==> flow/design.v <==
module adc_mul                   
(
    input  logic         clk_i,                                                
    input  logic         rst_i,                                                
    input  logic [11:0]  x_i,                                                  
    input  logic [11:0]  y_i,                                                  
    input  logic [11:0]  z_i,                                                  
    output logic [11:0]  fp_o                                                  
); 
    logic [31:0]    x_fp;                                                        
    logic [31:0]    y_fp;                                                        
    logic [31:0]    z_fp;                                                        
    logic [31:0]    mul_o_fp;                                                    
    logic [31:0]    div_o_fp;                                                    
    logic [31:0]    x_ffp;                                                       
    fixed_to_float converter1 (	
								.clk_i	    (clk_i) ,
								.rst_i	    (rst_i) ,
                                .fixed_in   (x_i)  ,
                                .float_out  (x_fp)  
                               );    
    fixed_to_float converter2 (
	 							.clk_i	    (clk_i) ,
								.rst_i	    (rst_i) ,
                                .fixed_in   (y_i)   ,
                                .float_out  (y_fp)  
                              );
    fixed_to_float converter3 (
	 							.clk_i      (clk_i) ,
								.rst_i		(rst_i) ,
                                .fixed_in   (z_i)   ,
                                .float_out  (z_fp)  
                              );
    qdiv_f div1 (
		.clk_i		    (clk_i)		    ,
		.rst_i			(rst_i)		    ,
        .a_i            (y_fp)          ,
        .b_i            (z_fp)          ,
        .result_o       (div_o_fp)
    );
    always_ff @( posedge clk_i or posedge rst_i ) begin 
        if(rst_i)begin
            x_ffp <= '0;
        end
        else  begin
            x_ffp <= x_fp;
        end
    end    
    qmul_f mul1 (
		.clk_i 	    	(clk_i)			,
		.rst_i   		(rst_i)		    ,
        .a_i            (x_ffp)         ,
        .b_i            (div_o_fp)      ,
        .result_o       (mul_o_fp)
    );
    float_to_fixed converter4 (	
								.clk_i 		    (clk_i)		     ,
								.rst_i			(rst_i)			 ,
                                .float_input    (mul_o_fp)       ,
                                .fixed_out      (fp_o)
                              );
endmodule
module fixed_to_float ( 
                            input  logic        clk_i       ,
                            input  logic        rst_i       ,
                            input  logic [11:0] fixed_in    ,                                    
                            output logic [31:0] float_out                                        
                      );
    logic [7:0]  exponent;                                                                       
    logic [22:0] mantissa;                                                                       
    logic [11:0] temp_fixed;                                                                     
    logic [4:0]  leading_zeros;                                                                  
    always_comb begin
        temp_fixed = 12'b0;         
        leading_zeros = 5'b0;
        exponent = 8'b0;
        mantissa = 23'b0;
        if (fixed_in == 12'b0) begin
            leading_zeros = 5'd12;                                                                 
        end else begin
    if (fixed_in[11:6] != 6'b000000) begin
        if (fixed_in[11:9] != 3'b000)
            leading_zeros = (fixed_in[11]) ? 5'd0 : (fixed_in[10]) ? 5'd1 : 5'd2;
        else
            leading_zeros = (fixed_in[8]) ? 5'd3 : (fixed_in[7]) ? 5'd4 : 5'd5;
    end else begin
        if (fixed_in[5:3] != 3'b000)
            leading_zeros = (fixed_in[5]) ? 5'd6 : (fixed_in[4]) ? 5'd7 : 5'd8;
        else
            leading_zeros = (fixed_in[2]) ? 5'd9 : (fixed_in[1]) ? 5'd10 : 5'd11;
    end
        end
        if (fixed_in != 0) begin
            exponent = 8'd127 + (5'd11 - leading_zeros);
            temp_fixed = fixed_in << leading_zeros;                                            
            mantissa = temp_fixed[10:0] << 23'd12;    
        end
    end
    always_ff @( posedge clk_i or posedge rst_i ) begin 
        if  (rst_i) begin
            float_out <= 32'b0;
        end
        else  begin
            float_out <=  {1'b0, exponent, mantissa};                                                   
        end
    end
endmodule
 module qdiv_f #(
    parameter I = 9,
    parameter F = 23,
    parameter bias = 8'd127
)
(
    input  logic             clk_i,
    input  logic             rst_i,
    input  logic [(I+F-1):0] a_i,                                                
    input  logic [(I+F-1):0] b_i,                                                
    output logic [(I+F-1):0] result_o                                            
);
    logic                 sign_a;
    logic   [(I-2):0]     exp_a;
    logic   [(F-1):0]     mant_a;
    logic   [F:0]         mant_a_extended;
    logic                 sign_b;
    logic   [(I-2):0]     exp_b;
    logic   [(F-1):0]     mant_b;
    logic   [F:0]         mant_b_extended;
    logic                 result_sign;
    logic   [(I-2):0]     exp_diff;
    logic   [(2*F)+1:0]   mant_quotient;                                         
    logic   [(F-1):0]     result_mant;
    logic   [(I-2):0]     result_exp;
    logic   [(I+F-1):0]   result;
    logic   [(I+F-1):0] zero_result, infinity_result, NaN;
    assign zero_result     = {result_sign, 31'b0};                               
    assign infinity_result = {result_sign, 8'b11111111, 23'b0};                  
    assign NaN             = 32'h7FC00000;                                       
    assign sign_a          = a_i[(I+F-1)];
    assign exp_a           = a_i[(I+F-2):F];
    assign mant_a          = a_i[(F-1):0];
    assign mant_a_extended = (exp_a == 0) ? {1'b0, mant_a} : {1'b1, mant_a};
    assign sign_b          = b_i[(I+F-1)];
    assign exp_b           = b_i[(I+F-2):F];
    assign mant_b          = b_i[(F-1):0];
    assign mant_b_extended = (exp_b == 0) ? {1'b0, mant_b} : {1'b1, mant_b};
    assign result_sign = sign_a ^ sign_b;
    always_comb begin
        exp_diff = '0;
        mant_quotient = '0;                                        
        result_mant = '0;
        result_exp = '0;
        if (exp_a == 0 && mant_a == 0 && exp_b == 0 && mant_b == 0) begin
            result = NaN;
        end else if (exp_a == 0 && mant_a == 0) begin
            result = zero_result;
        end else if (exp_b == 0 && mant_b == 0) begin
            result = infinity_result;
        end else if (exp_a == 8'b11111111 || exp_b == 8'b11111111) begin
            if (exp_a == 8'b11111111 && exp_b == 8'b11111111) begin
                result = NaN;                                                    
            end else begin
                result = infinity_result;                                        
            end
        end else begin
            exp_diff = exp_a - exp_b + bias;
            mant_quotient = {mant_a_extended, {(F+1){1'b0}}} / mant_b_extended;    
            if (mant_quotient[F+1]) begin
                result_mant = mant_quotient[F:1];                                
                result_exp = exp_diff;                                           
            end else begin
                result_mant = mant_quotient[F-1:0];                              
                result_exp = exp_diff - 8'd1;                                    
            end
            if (result_exp >= 8'b11111111) begin         
                result = infinity_result;                                        
            end else if (result_exp <= 0) begin     
                result = zero_result;                                            
            end else begin
                result = {result_sign, result_exp, result_mant};                 
            end
        end
    end
    always_ff @( posedge clk_i or posedge rst_i ) begin 
        if (rst_i) begin
            result_o    <=   '0;            
        end
        else begin
            result_o    <=   result;
        end
    end
endmodule
module qmul_f #(
    parameter I     = 9,                                                                                            
    parameter F     = 23,                                                                                           
    parameter bias  = 8'd127                                                                                           
)(
    input  logic             clk_i,                                                                                 
    input  logic             rst_i,
    input  logic [(I+F-1):0] a_i,                                                                                   
    input  logic [(I+F-1):0] b_i,                                                                                   
    output logic [(I+F-1):0] result_o                                                                               
);
    logic sign_a;
    logic [(I-2):0] exp_a;
    logic [(F-1):0] mant_a;
    logic [F:0]     mant_a_extended;
    logic sign_b;
    logic [(I-2):0] exp_b;
    logic [(F-1):0] mant_b;
    logic [F:0]     mant_b_extended;
    logic               result_sign;
    logic [(I-2):0]     exp_sum;                                                                                     
    logic [(F*2)+1:0]   mant_product;                                                                                
    logic [(F-1):0]     result_mant;
    logic [(I-2):0]     result_exp;
    logic [(I+F-1):0]   result;
    logic [(I+F-1):0] zero_result, infinity_result, NaN;
    assign zero_result     = {1'b0, {(I+F-1){1'b0}}};                                                                
    assign infinity_result = {1'b0, 8'b11111111, {F{1'b0}}};                                                        
    assign NaN             = {1'b0, 8'b11111111, 23'b10000000};                                                      
    assign sign_a          = a_i[(I+F-1)];
    assign exp_a           = a_i[(I+F-2):F];
    assign mant_a          = a_i[(F-1):0];
    assign mant_a_extended = (exp_a == 0) ? {1'b0, mant_a} : {1'b1, mant_a};                                         
    assign sign_b          = b_i[(I+F-1)];
    assign exp_b           = b_i[(I+F-2):F];
    assign mant_b          = b_i[(F-1):0];
    assign mant_b_extended = (exp_b == 0) ? {1'b0, mant_b} : {1'b1, mant_b};                                         
    assign result_sign = sign_a ^ sign_b;
    always_comb begin
        exp_sum = '0;
        mant_product = '0;
        result_mant = '0;
        result_exp = '0;
        if ((exp_a == 0 && mant_a == 0) || (exp_b == 0 && mant_b == 0)) begin
            result = zero_result;                                                                                    
        end 
        else if ((exp_a == 8'b11111111 && mant_a == 0) || (exp_b == 8'b11111111 && mant_b == 0)) begin
            result = infinity_result;                                                                                
        end 
        else if ((exp_a == 8'b11111111 && mant_a != 0) || (exp_b == 8'b11111111 && mant_b != 0)) begin
            result = NaN;                                                                                            
        end 
        else begin
            exp_sum = exp_a + exp_b - bias;
            mant_product = mant_a_extended * mant_b_extended;
            if (mant_product[(2*F) + 1]) begin
                result_mant = mant_product[(2*F):(F+1)];                                                               
                result_exp = exp_sum + 8'd1;                                                                            
            end 
            else begin
                result_mant = mant_product[(2*F)-1:F];                                                               
                result_exp = exp_sum;                                                                                
            end
            if (result_exp >= 8'b11111111) begin
                result = infinity_result;                                                                            
            end 
            else if (result_exp <= 0) begin
                result = zero_result;                                                                                
            end 
            else begin
                result = {result_sign, result_exp, result_mant};                                                     
            end
        end
    end
    always_ff @( posedge clk_i or posedge rst_i ) begin
        if (rst_i) 
            result_o    <=   '0;
        else
            result_o    <=   result;
    end 
endmodule
module float_to_fixed
(
    input   logic        clk_i,
    input   logic        rst_i,
    input   logic [31:0] float_input,                                                                         
    output  logic [11:0] fixed_out                                                                            
);
    logic        sign;
    logic [7:0]  exponent;
    logic [23:0] mantissa;
    logic [23:0] temp_fixed;                                                                                  
    logic [7:0]  exponent_bias;                                                                               
    logic [8:0]  actual_exponent;
    logic [11:0] fixed_output;
    always_comb begin
        actual_exponent = 9'b0;
        exponent_bias = 8'd127;
        sign        = float_input[31];                                                                      
        exponent    = float_input[30:23];
        mantissa    = {1'b1, float_input[22:0]};                                                              
        temp_fixed  = 24'b0;
        if (exponent < exponent_bias) begin
            fixed_output = 12'b0;
        end else if (exponent == 8'hFF) begin
            fixed_output = (float_input[22:0] == 23'b0) ? 12'b111111111111 : 12'b000000000000;                        
        end else begin
            actual_exponent = exponent - exponent_bias;
            if (actual_exponent < 0 && sign == 1'b1 ) begin                                                                   
                fixed_output = 12'b0;                                                                        
            end else if (actual_exponent >= 12) begin                                                        
                fixed_output    = 12'b111111111111;                                                             
            end else begin                                                                                   
                temp_fixed = mantissa >> (9'd23 - actual_exponent);                                          
                fixed_output = temp_fixed[11:0];                                                             
            end
        end
    end
    always_ff @( posedge clk_i or posedge rst_i ) begin
        if (rst_i) begin
            fixed_out     <=   12'b0;
        end
        else begin
            fixed_out     <=   fixed_output;
        end        
    end
endmodule
---- Reports on adc_mul ----
What the tools print for adc_mul, step after step.
Line numbers count from 1 in the design file above.
Cell names lack the library's common part.
The mark - stands for no value.
inputs
  top ..................................... adc_mul
  clock ................................... clk_i
  standard-cell library ................... sky130hd
  library corner .......................... tt_025C_1v80

---- Word level ----
Source: Yosys, flattened and elaborated, memories not mapped. Widths are those after wreduce; folded enables and synchronous resets count as part of the registers. Registers that Yosys merges into a memory's read port (data or address) are not register bits. Print and check cells do not count. Equal cells are merged and count once.
word-level totals
  register bits after elaboration ......... 200
  bits of input ports ..................... 38
  output and inout port bits .............. 12
  word-level cells ........................ 155
operators by class
  $add $sub $neg .......................... 14
  multipliers ............................. 1
  div/mod/pow operators ................... 1
  order comparisons ....................... 7
  eq/ne operators ......................... 5
  shift-type cells ........................ 4
  multiplexer cells ....................... 74
  reduce/logical cells .................... 42
operators by type and width
  kind                                                                               number
  24-bit by 24-bit multiplier with 48-bit output                                     1
  48-bit by 24-bit divider with 48-bit output                                        1
  32-bit two-way mux                                                                 10
  23-bit two-way mux                                                                 6
  5-bit two-way mux                                                                  24
  23-bit logical NOT                                                                 5
  8-bit two-way mux                                                                  12
  24-bit two-way mux                                                                 4
  12-bit two-way mux                                                                 5
  23-bit nonzero test                                                                2
  8-bit equality test (second input constant)                                        5
  12-bit by 5-bit left shift with 11-bit output                                      3
  12-bit logical NOT                                                                 3
  12-bit nonzero test                                                                3
  8-bit logical NOT                                                                  4
  31-bit two-way mux                                                                 1
  24-bit by 9-bit right shift with 12-bit output                                     1
  7-bit by 8-bit adder with 8-bit output (first input constant)                      3
  3-bit nonzero test                                                                 6
  4-bit by 5-bit subtractor with 6-bit output (first input constant)                 3
  6-bit nonzero test                                                                 3
  8-bit by 1-bit less-or-equal comparator with 1-bit output (second input constant)  2
  8-bit >= comparator (second input constant)                                        2
  1-bit logical AND                                                                  12
  4-bit two-way mux                                                                  3
  5-bit by 9-bit subtractor with 9-bit output (first input constant)                 1
  8-bit by 7-bit subtractor with 9-bit output (second input constant)                1
  9-bit by 1-bit less-than comparator with 1-bit output (second input constant)      1
Not listed: further kinds 11, cells in them 21.

---- Logic depth ----
Yosys ltp: most cells in a row. Word level: on the elaborated netlist, between registers, memories and ports. Mapped: between sequential cells and ports; inverters and the memories' decode and read muxes count.
logic depth
  depth in word-level cells ............... 15
  ABC_AREA ................................ 1
  depth in mapped cells ................... 619

---- Synthesis result ----
Yosys stat after the flow's synthesis: flattened, memories mapped to cells. It holds for the ABC_AREA given above (unset counts as 0); a run with the other value may have another netlist.
synthesis totals
  cell count .............................. 8286
  mapped area ............................. 53724.0 sq um
  area of sequential cells ................ 3653.5 sq um
  flip-flop cells ......................... 146
cell types
  type     number
  nand2_1  1881
  ha_1     542
  inv_1    1289
  fa_1     223
  dfrtp_1  146
  nor2_1   676
  nand3_1  468
  xor2_1   248
  o21ai_0  429
  a21oi_1  369
  nand2_2  217
  nand4_1  215
  xnor2_1  143
  nand3_2  115
  nand2_4  91
  nand3_4  45
  nor2_4   68
  nor2_2   87
Not listed: further types 86, cells in them 1034.

---- Worst setup path after synthesis ----
Source: OpenSTA report_checks on the synthesized netlist (no wires, ideal clock, input and output delay 20% of the period each), path of least setup slack; recovery checks are left aside. Register names are those of the netlist, which keeps one name where synthesis merged equal registers.
timing path post-synthesis
  path kind ............................... register -> register
  start point ............................. register converter3.float_out[12]
  end point ............................... register div1.result_o[0]
  period .................................. 95.0 ns
  launch time at the first pin ............ 0.000 ns
  data arrival time ....................... 76.327 ns
  setup slack ............................. 18.552 ns
  delay of the path ....................... 76.448 ns
  stages .................................. 593
  period reached after synthesis .......... 76.448 ns
"delay of the path" = arrival - input delay + setup time.
"stages" counts driving pins, that of a launching flip-flop among them; a cell with two outputs on the path counts twice.
"period reached after synthesis" is the clock period less the worst setup slack; recovery checks do not enter. This is arithmetic on one report: input and output delays are still those of the set period (20% each).
The rows between start and end are the longest chain of elaborated cells between them; the timing report does not say that the signal goes this way. Where chains are equally long, one stands for them.
A line is the first line of the expression or statement that the cell stems from. Yosys adds cells for indexed reads and writes and turns some case tables into memories.
between the ends, post-synthesis
  path through ............................ dfrtp_1 -> buf_1 -> inv_1 -> clkbuf_1 -> buf_1 -> clkbuf_1 -> clkbuf_8 -> ha_1 -> o21ai_0 -> nor2_1 -> nand4_2 -> nand2_1 -> nand2_1 -> nand2_1 -> ha_1 -> o21ai_0 -> nand2_1 -> nand2_2 -> [557 not listed] -> nor2_4 -> nand2_2 -> buf_6 -> buf_6 -> o21ai_1 -> inv_1 -> ha_1 -> a21oi_1 -> o21ai_0 -> a21o_1 -> a21oi_1 -> nor2_1 -> a2111oi_0 -> nand2_1 -> nor2_1 -> nand4_1 -> nor2_1 -> nor2_1
  cells in the longest elaborated chain ... 14
  elaborated cells on any way between the ends .. 19
ends and longest elaborated chain, post-synthesis
  what                                                       RTL line  RTL
  start: declaration                                         67        output logic [31:0] float_out
  start: assignment                                          101       float_out <= 32'b0;
  start: assignment                                          104       float_out <=  {1'b0, exponent, mantissa};
  24-bit two-way mux                                         145       assign mant_b_extended = (exp_b == 0) ? {1'b0, mant_b} : {1'b1, mant_b};
  48-bit by 24-bit divider with 48-bit output                166       mant_quotient = {mant_a_extended, {(F+1){1'b0}}} / mant_b_extended;
  8-bit two-way mux                                          167       if (mant_quotient[F+1]) begin
  8-bit two-way mux                                          158       end else if (exp_a == 8'b11111111 || exp_b == 8'b11111111) begin
  8-bit two-way mux                                          156       end else if (exp_b == 0 && mant_b == 0) begin
  8-bit two-way mux                                          154       end else if (exp_a == 0 && mant_a == 0) begin
  8-bit two-way mux                                          152       if (exp_a == 0 && mant_a == 0 && exp_b == 0 && mant_b == 0) begin
  8-bit by 1-bit less-or-equal comparator with 1-bit output  176       end else if (result_exp <= 0) begin
  31-bit two-way mux                                         176
  32-bit two-way mux                                         174       if (result_exp >= 8'b11111111) begin
  32-bit two-way mux                                         158
  32-bit two-way mux                                         156
  32-bit two-way mux                                         154
  32-bit two-way mux                                         152
  end: assignment                                            185       result_o    <=   '0;
  end: assignment                                            188       result_o    <=   result;
  end: declaration                                           118       output logic [(I+F-1):0] result_o

---- Timing after layout ----
From the final timing report of flow run 1: the path of least setup slack in the routed layout; clock arrival at registers is part of the times.
timing path post-layout
  path kind ............................... register -> register
  start point ............................. register converter3.float_out[12]
  end point ............................... register div1.result_o[0]
  period .................................. 140.0 ns
  launch time at the first pin ............ 0.47 ns
  data arrival time ....................... 106.16 ns
  setup slack ............................. 34.14 ns
  stages .................................. 583
The rows between start and end are the longest chain of elaborated cells between them; the timing report does not say that the signal goes this way. Where chains are equally long, one stands for them.
between the ends, post-layout
  path through ............................ dfrtp_1 -> buf_1 -> inv_1 -> clkbuf_1 -> buf_1 -> buf_8 -> clkbuf_1 -> clkbuf_8 -> ha_1 -> o21ai_0 -> nor2_1 -> nand4_2 -> nand2_1 -> nand2_1 -> nand2_1 -> ha_1 -> o21ai_0 -> nand2_1 -> [547 not listed] -> nand2_2 -> buf_6 -> buf_6 -> o21ai_1 -> inv_1 -> ha_1 -> a21oi_1 -> o21ai_0 -> a21o_1 -> a21oi_1 -> nor2_1 -> a2111oi_0 -> dlymetal6s2s_1 -> nand2_1 -> nor2_1 -> nand4_1 -> nor2_1 -> nor2_1
  cells in the longest elaborated chain ... 14
  elaborated cells on any way between the ends .. 19
ends and longest elaborated chain, post-layout
  what                                                       RTL line  RTL
  start: declaration                                         67        output logic [31:0] float_out
  start: assignment                                          101       float_out <= 32'b0;
  start: assignment                                          104       float_out <=  {1'b0, exponent, mantissa};
  24-bit two-way mux                                         145       assign mant_b_extended = (exp_b == 0) ? {1'b0, mant_b} : {1'b1, mant_b};
  48-bit by 24-bit divider with 48-bit output                166       mant_quotient = {mant_a_extended, {(F+1){1'b0}}} / mant_b_extended;
  8-bit two-way mux                                          167       if (mant_quotient[F+1]) begin
  8-bit two-way mux                                          158       end else if (exp_a == 8'b11111111 || exp_b == 8'b11111111) begin
  8-bit two-way mux                                          156       end else if (exp_b == 0 && mant_b == 0) begin
  8-bit two-way mux                                          154       end else if (exp_a == 0 && mant_a == 0) begin
  8-bit two-way mux                                          152       if (exp_a == 0 && mant_a == 0 && exp_b == 0 && mant_b == 0) begin
  8-bit by 1-bit less-or-equal comparator with 1-bit output  176       end else if (result_exp <= 0) begin
  31-bit two-way mux                                         176
  32-bit two-way mux                                         174       if (result_exp >= 8'b11111111) begin
  32-bit two-way mux                                         158
  32-bit two-way mux                                         156
  32-bit two-way mux                                         154
  32-bit two-way mux                                         152
  end: assignment                                            185       result_o    <=   '0;
  end: assignment                                            188       result_o    <=   result;
  end: declaration                                           118       output logic [(I+F-1):0] result_o

Memo
Re: implementation data of adc_mul

Settings and measured results of 2 stored flow runs for module adc_mul (sky130hd), not sorted in any way. The constraints put input and output delay at 20% of the set period each and load the outputs with 0.01 pF.
"achieved clock period" = clock period - worst setup slack. The figure is calculated, with input and output delays left at 20% of the set period.
By "allowed time less slack (worst setup path)" is meant the share of the clock period that the worst setup path is allowed (20% is reserved at inputs, 20% at outputs), minus its slack. Clock arrival times at its registers enter into it.

======== flow run 1 ========
==> flow/run.sh <==
#!/bin/bash
# the make line also repeats the synthesis and layout settings of config.mk as NAME=value (left out here)
make -C /OpenROAD-flow-scripts/flow DESIGN_CONFIG=/design/flow/config.mk WORK_HOME=/design/flow/orfs CLKGATE_MAP_FILE= finish
==> flow/config.mk <==
export PLATFORM = sky130hd
export DESIGN_NAME = adc_mul
export DESIGN_NICKNAME = adc_mul
export VERILOG_FILES = /design/flow/design.v
export SDC_FILE = /design/flow/constraint.sdc
export NUM_CORES = 4
export LEC_CHECK = 0
export ABC_AREA = 1
export CAP_MARGIN = 25
export CELL_PAD_IN_SITES_DETAIL_PLACEMENT = 0
export CELL_PAD_IN_SITES_GLOBAL_PLACEMENT = 1
export CORE_ASPECT_RATIO = 1.48
export CORE_MARGIN = 5
export CORE_UTILIZATION = 18
export CTS_CLUSTER_SIZE = 61
export GPL_ROUTABILITY_DRIVEN = 1
export GPL_TIMING_DRIVEN = 0
export HOLD_SLACK_MARGIN = -0.06
export MIN_ROUTING_LAYER = met2
export PLACE_DENSITY_LB_ADDON = 0.12
export SETUP_SLACK_MARGIN = 5.0
export SLEW_MARGIN = 0
==> flow/constraint.sdc <==
create_clock -name core_clock -period 140.0 [get_ports {clk_i}]
set_input_delay 28.0000 -clock core_clock [delete_from_list [all_inputs] [get_ports {clk_i}]]
set_output_delay 28.0000 -clock core_clock [all_outputs]
set_load 0.01 [all_outputs]

-------- measured, flow run 1 --------
  chip area after synthesis (Yosys) ....... 53724.0 sq um
  worst-case hold slack ................... 0.346 ns
  summed negative setup slack ............. 0.000 ns
  utilization after layout ................ 0.202
  worst slack on setup checks ............. 34.135 ns
  area of the die ......................... 309706.0 sq um
  allowed time less slack (worst setup path) .. 105.86 ns
  worst setup path kind ................... register -> register
  achieved clock period ................... 105.865 ns
  standard-cell area of the final layout .. 60111.4 sq um

======== flow run 2 ========
==> flow/run.sh <==
#!/bin/bash
# the make line also repeats the synthesis and layout settings of config.mk as NAME=value (left out here)
make -C /OpenROAD-flow-scripts/flow DESIGN_CONFIG=/design/flow/config.mk WORK_HOME=/design/flow/orfs CLKGATE_MAP_FILE= finish
==> flow/config.mk <==
export PLATFORM = sky130hd
export DESIGN_NAME = adc_mul
export DESIGN_NICKNAME = adc_mul
export VERILOG_FILES = /design/flow/design.v
export SDC_FILE = /design/flow/constraint.sdc
export NUM_CORES = 4
export LEC_CHECK = 0
export CAP_MARGIN = 20
export CORE_MARGIN = 2
export CORE_UTILIZATION = 60
export SLEW_MARGIN = 20
==> flow/constraint.sdc <==
create_clock -name core_clock -period 91.8 [get_ports {clk_i}]
set_input_delay 18.3600 -clock core_clock [delete_from_list [all_inputs] [get_ports {clk_i}]]
set_output_delay 18.3600 -clock core_clock [all_outputs]
set_load 0.01 [all_outputs]

-------- measured, flow run 2 --------
  chip area after synthesis (Yosys) ....... 49712.7 sq um
  worst-case hold slack ................... 0.337 ns
  summed negative setup slack ............. 0.000 ns
  utilization after layout ................ 0.681
  worst slack on setup checks ............. 2.680 ns
  area of the die ......................... 85173.5 sq um
  allowed time less slack (worst setup path) .. 89.12 ns
  worst setup path kind ................... register -> register
  achieved clock period ................... 89.120 ns
  standard-cell area of the final layout .. 55886.1 sq um
